==> flow/design.v <==
module storage(input pclk,input we,input pwrite,input [31:0]paddr,input [31:0]pwdata,input [3:0]pstrb,output reg [31:0]prdata);
  reg [31:0]memory[0:31];
  always @(posedge pclk) begin
    if(we) begin
      		if(pstrb==4'b0) begin
            	memory[paddr[4:0]]<=pwdata;
            end
            else begin
              if (pstrb[0]) memory[paddr[4:0]][7:0]   <= pwdata[7:0];
            	if (pstrb[1]) memory[paddr[4:0]][15:8]  <= pwdata[15:8];
           		if (pstrb[2]) memory[paddr[4:0]][23:16] <= pwdata[23:16];
            	if (pstrb[3]) memory[paddr[4:0]][31:24] <= pwdata[31:24];
            end
    end
  end
  always @(*) begin
    if(pwrite) prdata=32'b0;
    else prdata=memory[paddr[4:0]];
  end
endmodule
module apb_slave( 
    input pclk,
    input psel,
    input penable,
    input preset, 
    input [31:0]paddr,
    input pwrite,
    input [2:0]pprot,
    input [31:0]pwdata,
    input [3:0]pstrb,
    output reg [31:0]prdata,
    output reg pslverr,
    output reg pready
  );
   reg ready;
   wire [31:0]rdata;
   storage m1(pclk,psel & penable & pwrite,pwrite,paddr,pwdata,pstrb,rdata);
   always @(*) begin
     ready=1'b0;
     if(psel & penable & pwrite) begin
            ready=~pready;
          end
     else if(psel & penable & ~pwrite) begin
            ready=~pready;
          end
     else if( ~penable) begin
            ready=1'b0;
          end
     pslverr=1'b0;
   end
   always @(posedge pclk)begin
     pready<=ready;
     prdata<=rdata;
   end   
 endmodule
module apb_master(
  input pclk, 
  input preset,
  input [31:0]paddr,
  input pwrite,
  input [2:0]pprot,
  input [31:0]pwdata,
  input [3:0]pstrb,
  output  reg[31:0]prdata,
  output pslverr,
  output reg penable,
  output reg [3:0]psel,
  output reg pready
);
  wire [31:0] prdata0,prdata1,prdata2,prdata3;
  wire pslverr0,pslverr1,pslverr2,pslverr3;
  wire pready0,pready1,pready2,pready3;
  apb_slave slave0 (pclk,psel[0],penable,preset,paddr,pwrite,pprot,pwdata,pstrb,prdata0,pslverr0,pready0);
  apb_slave slave1 (pclk,psel[1],penable,preset,paddr,pwrite,pprot,pwdata,pstrb,prdata1,pslverr1,pready1);
  apb_slave slave2 (pclk,psel[2],penable,preset,paddr,pwrite,pprot,pwdata,pstrb,prdata2,pslverr2,pready2);
  apb_slave slave3 (pclk,psel[3],penable,preset,paddr,pwrite,pprot,pwdata,pstrb,prdata3,pslverr3,pready3); 
  assign pslverr=pslverr0|pslverr1|pslverr2|pslverr3;
  reg [1:0]state,nextstate;
  parameter idle=2'b0,setup=2'd1,access=2'd2;
  always@(posedge pclk)begin
      if(~preset) state<=idle;
      else state<=nextstate;
  end
  always @(*) begin
    nextstate=idle;
    penable=1'b0;
    case (state)
      idle : begin
        penable=1'b0;
        if(|paddr) nextstate=setup;
        else nextstate=idle;
      end
      setup : begin
        penable=1'b0;
        if(|paddr) nextstate=access;
        else nextstate=idle;
      end
      access:  begin
        penable=1'b1;
        if ( (paddr!=4'b0) && (pready==1'b1)) nextstate=setup;
        else if( (paddr==4'b0) && (pready==1'b1)) nextstate=idle;
        else nextstate=access;
      end
       default nextstate=idle;
    endcase
    case (paddr[31:30])
        2'b00 : begin
                psel=4'b0001;
                prdata=prdata0;
                end
        2'b01 : begin
                psel=4'b0010;
                prdata=prdata1;
                end
        2'b10 : begin
                psel=4'b0100;
                prdata=prdata2;
                end
        2'b11 : begin
                psel=4'b1000;
                prdata=prdata3;
                end
    endcase
    pready=pready0|pready1|pready2|pready3;
  end
endmodule
**Tool chain data of apb_master**

The steps from the RTL of apb_master to its reports follow in flow order.
Line numbers count from 1 in the design file above.
Operators carry their Yosys type and port widths (W data, S select, Z words).
Cell names lack the library's common part.
The mark - stands for no value.

- Top module: apb_master
- Clock: pclk
- Library: sky130hd
- Library corner: tt_025C_1v80

**Word-level counts**

Counts by Yosys on the flattened word-level netlist (proc, flatten, opt, wreduce; memories kept). Register bits leave out memories and registers merged into their read ports (data or address). Print and check cells are left out.
Memory sizes are those after Yosys's memory passes, which may raise the word count (mostly to a power of two), join words into wider ones and drop unused or constant bits.

- Bitwise operators: 36
- Multiplexer cells: 90
- Equal/unequal tests: 5
- Reduce/logical cells: 8

Operators by type and width:

| kind | number |
|---|---|
| $mux W32 | 29 |
| $pmux W32 S4 | 1 |
| $mux W8 | 16 |
| $mux W1 | 39 |
| $logic_not A32 Y1 | 1 |
| $reduce_bool A32 Y1 | 1 |
| $reduce_or A32 Y1 | 1 |
| $or A1 B1 Y1 | 19 |
| $pmux W4 S4 | 1 |
| $and A1 B1 Y1 | 12 |
| $eq A2 B2 Y1 const B | 3 |
| $pmux W2 S3 | 1 |
| $mux W2 | 3 |
| $not A1 Y1 | 5 |
| $eq A2 B1 Y1 const B | 2 |
| $logic_not A2 Y1 | 2 |
| $logic_not A4 Y1 | 1 |
| $logic_and A1 B1 Y1 | 2 |

- Clocked read ports x word width: 128
- Output and inout bits: 39
- Bits in writable memories: 4,096
- Memories: 4
- Word-level cells: 148
- Bits in registers: 6
- Input port bits: 74

Memories:

| name | words | width | rd ports | wr ports | line | RTL |
|---|---|---|---|---|---|---|
| slave0.m1.memory | 32 | 32 | 1 | 1 | 2 | `reg [31:0]memory[0:31];` |
| slave1.m1.memory | 32 | 32 | 1 | 1 | 2 |  |
| slave2.m1.memory | 32 | 32 | 1 | 1 | 2 |  |
| slave3.m1.memory | 32 | 32 | 1 | 1 | 2 |  |

**Longest topological paths**

Yosys ltp: most cells in a row. Word level: on the elaborated netlist, between registers, memories and ports. Mapped: between sequential cells and ports; inverters and the memories' decode and read muxes count.

- Depth in word-level cells: 7
- ABC_AREA: 1
- Mapped depth: 13
- Depth with buffers taken out: 9

**Netlist**

The flow's flattened synthesis, as Yosys stat reports it; memories are mapped. The netlist is that of the ABC_AREA named above (0 if unset); the other value can give another one.

Cell types:

| cell | number | total area (um^2) |
|---|---|---|
| edfxtp_1 | 4,096 | 1.23E+05 |
| nand2_1 | 10,562 | 3.96E+04 |
| nor2_1 | 792 | 2.97E+03 |
| dfxtp_1 | 135 | 2.7E+03 |
| clkbuf_1 | 475 | 1,782.96 |
| buf_2 | 330 | 1.65E+03 |
| nand3_1 | 131 | 655.629 |
| a21oi_1 | 129 | 645.619 |
| buf_1 | 76 | 285.274 |
| nand4_1 | 34 | 212.704 |
| buf_4 | 11 | 82.579 |
| nor3_2 | 6 | 60.058 |
| inv_1 | 12 | 45.043 |
| nor2_2 | 5 | 31.28 |
| nor3_1 | 6 | 30.029 |
| inv_2 | 5 | 18.768 |
| or3b_2 | 1 | 8.758 |
| inv_4 | 1 | 6.256 |

Other cell types: 3; their cells: 3.

- Sequential part of the area: 0.1257006 mm^2
- Chip area (Yosys): 0.1738505 mm^2
- Cell count: 16,810
- Flip-flops: 4,231
- Buffer cells: 892

**Worst setup path after synthesis**

Source: OpenSTA report_checks on the synthesized netlist (no wires, ideal clock, input and output delay 20% of the period each), path of least setup slack; recovery checks are left aside. Register names are those of the netlist, which keeps one name where synthesis merged equal registers.

- Path kind: input -> output
- From: input paddr[30]
- To: output prdata[21]
- Data required time: 6,400 ps
- Data arrival time: 2,389 ps
- Stages on the path: 4
- Time at the first pin: 1,600 ps
- Output delay: 1,600 ps
- External input delay: 1,600 ps
- Buffers on the path: 1
- Setup slack: 4,011 ps
- Delay of the path: 789 ps
- Period: 8,000 ps
- Synthesis period reached: 3,989 ps

"delay of the path" is the arrival time less input delay plus setup time.
A path that ends at an output port has no setup time.
"stages on the path" counts driving pins, that of a launching flip-flop among them; a cell with two outputs on the path counts twice.
"synthesis period reached" = period - worst setup slack (recovery checks aside). The figure is calculated, with input and output delays left at 20% of the set period.
The rows between start and end are the longest chain of elaborated cells between them; the timing report does not say that the signal goes this way. Where chains are equally long, one stands for them.
Each line given opens the expression or statement behind the cell; cells for indexed reads and writes are added by Yosys, which also makes memories of some case tables.

- Cell sequence: nor2_1 > clkbuf_1 > nand2_1 > nand4_1
- Length of the longest elaborated chain: 2
- Elaborated cells on any way between the ends: 5
- RTL lines with such cells: 1
- Those cells by class: eq/ne: 3; mux: 1; reduce/logical: 1

RTL lines, path after synthesis:

| element | line | RTL |
|---|---|---|
| from (decl) | 59 | `input [31:0]paddr,` |
| $eq A2 B2 Y1 | 106 | `case (paddr[31:30])` |
| $pmux W32 S4 | 106 |  |
| to (decl) | 64 | `output  reg[31:0]prdata,` |

Nets of the timed path that keep an RTL name, with a line that drives or declares them; the list need not be complete.

Nets with RTL names, path after synthesis:

| signal | line |
|---|---|
| slave0.psel | 106 |

**Worst path after layout**

From the final timing report of run 1: the path of least setup slack in the routed layout; clock arrival at registers is part of the times.
The report prints the path's times to 10 ps; the period is as set.

- Path kind: register -> output
- From: register slave1.prdata[0]
- To: output prdata[0]
- Buffers on the path: 2
- Period: 4,130 ps
- Stages on the path: 5
- Data required time: 3,300 ps
- Data arrival time: 2,900 ps
- Output delay: 830 ps
- Setup slack: 400 ps
- Time at the first pin: 1,010 ps

The rows between start and end are the longest chain of elaborated cells between them; the timing report does not say that the signal goes this way. Where chains are equally long, one stands for them.

- Cell sequence: dfxtp_1 > nand2_1 > nand4_1 > buf_4 > clkdlybuf4s50_1
- Length of the longest elaborated chain: 1
- Elaborated cells on any way between the ends: 1
- RTL lines with such cells: 1
- Those cells by class: mux: 1

RTL lines, path post-layout:

| element | line | RTL |
|---|---|---|
| from (decl) | 31 | `output reg [31:0]prdata,` |
| $pmux W32 S4 | 106 | `case (paddr[31:30])` |
| to (decl) | 64 | `output  reg[31:0]prdata,` |

Module apb_master, platform sky130hd: 4 stored runs of the flow (Yosys, OpenROAD) with differing settings, in no particular order. Input and output delays are each 20% of the period that was set; the output load is 0.01 pF.
"clock period achieved" means the clock period less the worst setup slack. The figure is calculated, with input and output delays left at 20% of the set period.
"allowed time less slack (worst setup path)" = time allowed to the worst setup path (clock period - input delay - output delay, where it has them) - its slack; a late launch clock adds to it, a late capture clock takes from it.
By "power consumption" is meant OpenSTA's value without simulated activity: inputs other than the clock are taken to toggle once in ten clock periods, and the tool carries that through the logic.
"allowed time less slack (worst setup path)" is given in steps of 10 ps.
Among the settings, -- means not set for that run.
Among the results, -- means that no value is shown for the run.

| setting or result | run 1 | run 2 | run 3 | run 4 |
|---|---|---|---|---|
| ABC_AREA | 1 | -- | -- | -- |
| CAP_MARGIN | 5 | 20 | 5 | 25 |
| CELL_PAD_IN_SITES_GLOBAL_PLACEMENT | 2 | -- | 1 | -- |
| CORE_UTILIZATION | 45 | 45 | 60 | 43 |
| CTS_CLUSTER_DIAMETER | 298 | -- | -- | -- |
| CTS_CLUSTER_SIZE | 10 | -- | 27 | -- |
| HOLD_SLACK_MARGIN | 0.11 | -- | -- | -- |
| MIN_ROUTING_LAYER | met2 | -- | met1 | -- |
| PLACE_DENSITY | 0.6 | 0.6 | -- | -- |
| SETUP_SLACK_MARGIN | 0.37 | -- | 0.23 | -- |
| period_ns | 4.13 | 5.56 | 4.47 | 3.31 |
| CORE_MARGIN | 2 | 2 | 2 | 2 |
| SLEW_MARGIN | 20 | 20 | 0 | 0 |
| CELL_PAD_IN_SITES_DETAIL_PLACEMENT | -- | -- | 2 | -- |
| GPL_ROUTABILITY_DRIVEN | -- | -- | 0 | -- |
| GPL_TIMING_DRIVEN | -- | -- | 1 | -- |
| MAX_ROUTING_LAYER | -- | -- | met5 | -- |
| PLACE_DENSITY_LB_ADDON | -- | -- | 0.15 | 0.24 |
| CORE_ASPECT_RATIO | -- | -- | -- | 0.65 |
| die footprint (mm^2) | 0.391325 | 0.361772 | -- | 0.3786 |
| worst slack on setup checks (ps) | 401 | 1,039 | -- | 3 |
| clock period achieved (ps) | 3,729 | 4,521 | -- | 3,307 |
| worst hold slack in the final report (ps) | 211 | 428 | -- | 117 |
| Yosys chip area after synthesis (mm^2) | 0.1738505 | 0.1606403 | -- | 0.1606403 |
| standard-cell area after layout (mm^2) | 0.199307 | 0.181784 | -- | 0.189153 |
| allowed time less slack (worst setup path) (ps) | 2,900 | 2,300 | -- | 2,640 |
| kind of the worst setup path | register -> output | input -> output | -- | register -> output |
| final utilization | 0.518 | 0.511 | -- | 0.51 |
| power consumption (µW) | 90,316 | 65,750 | -- | 109,033 |
| setup total negative slack (ps) | 0 | 0 | -- | 0 |

Run 3: unfinished; error DPL-0033 in placement
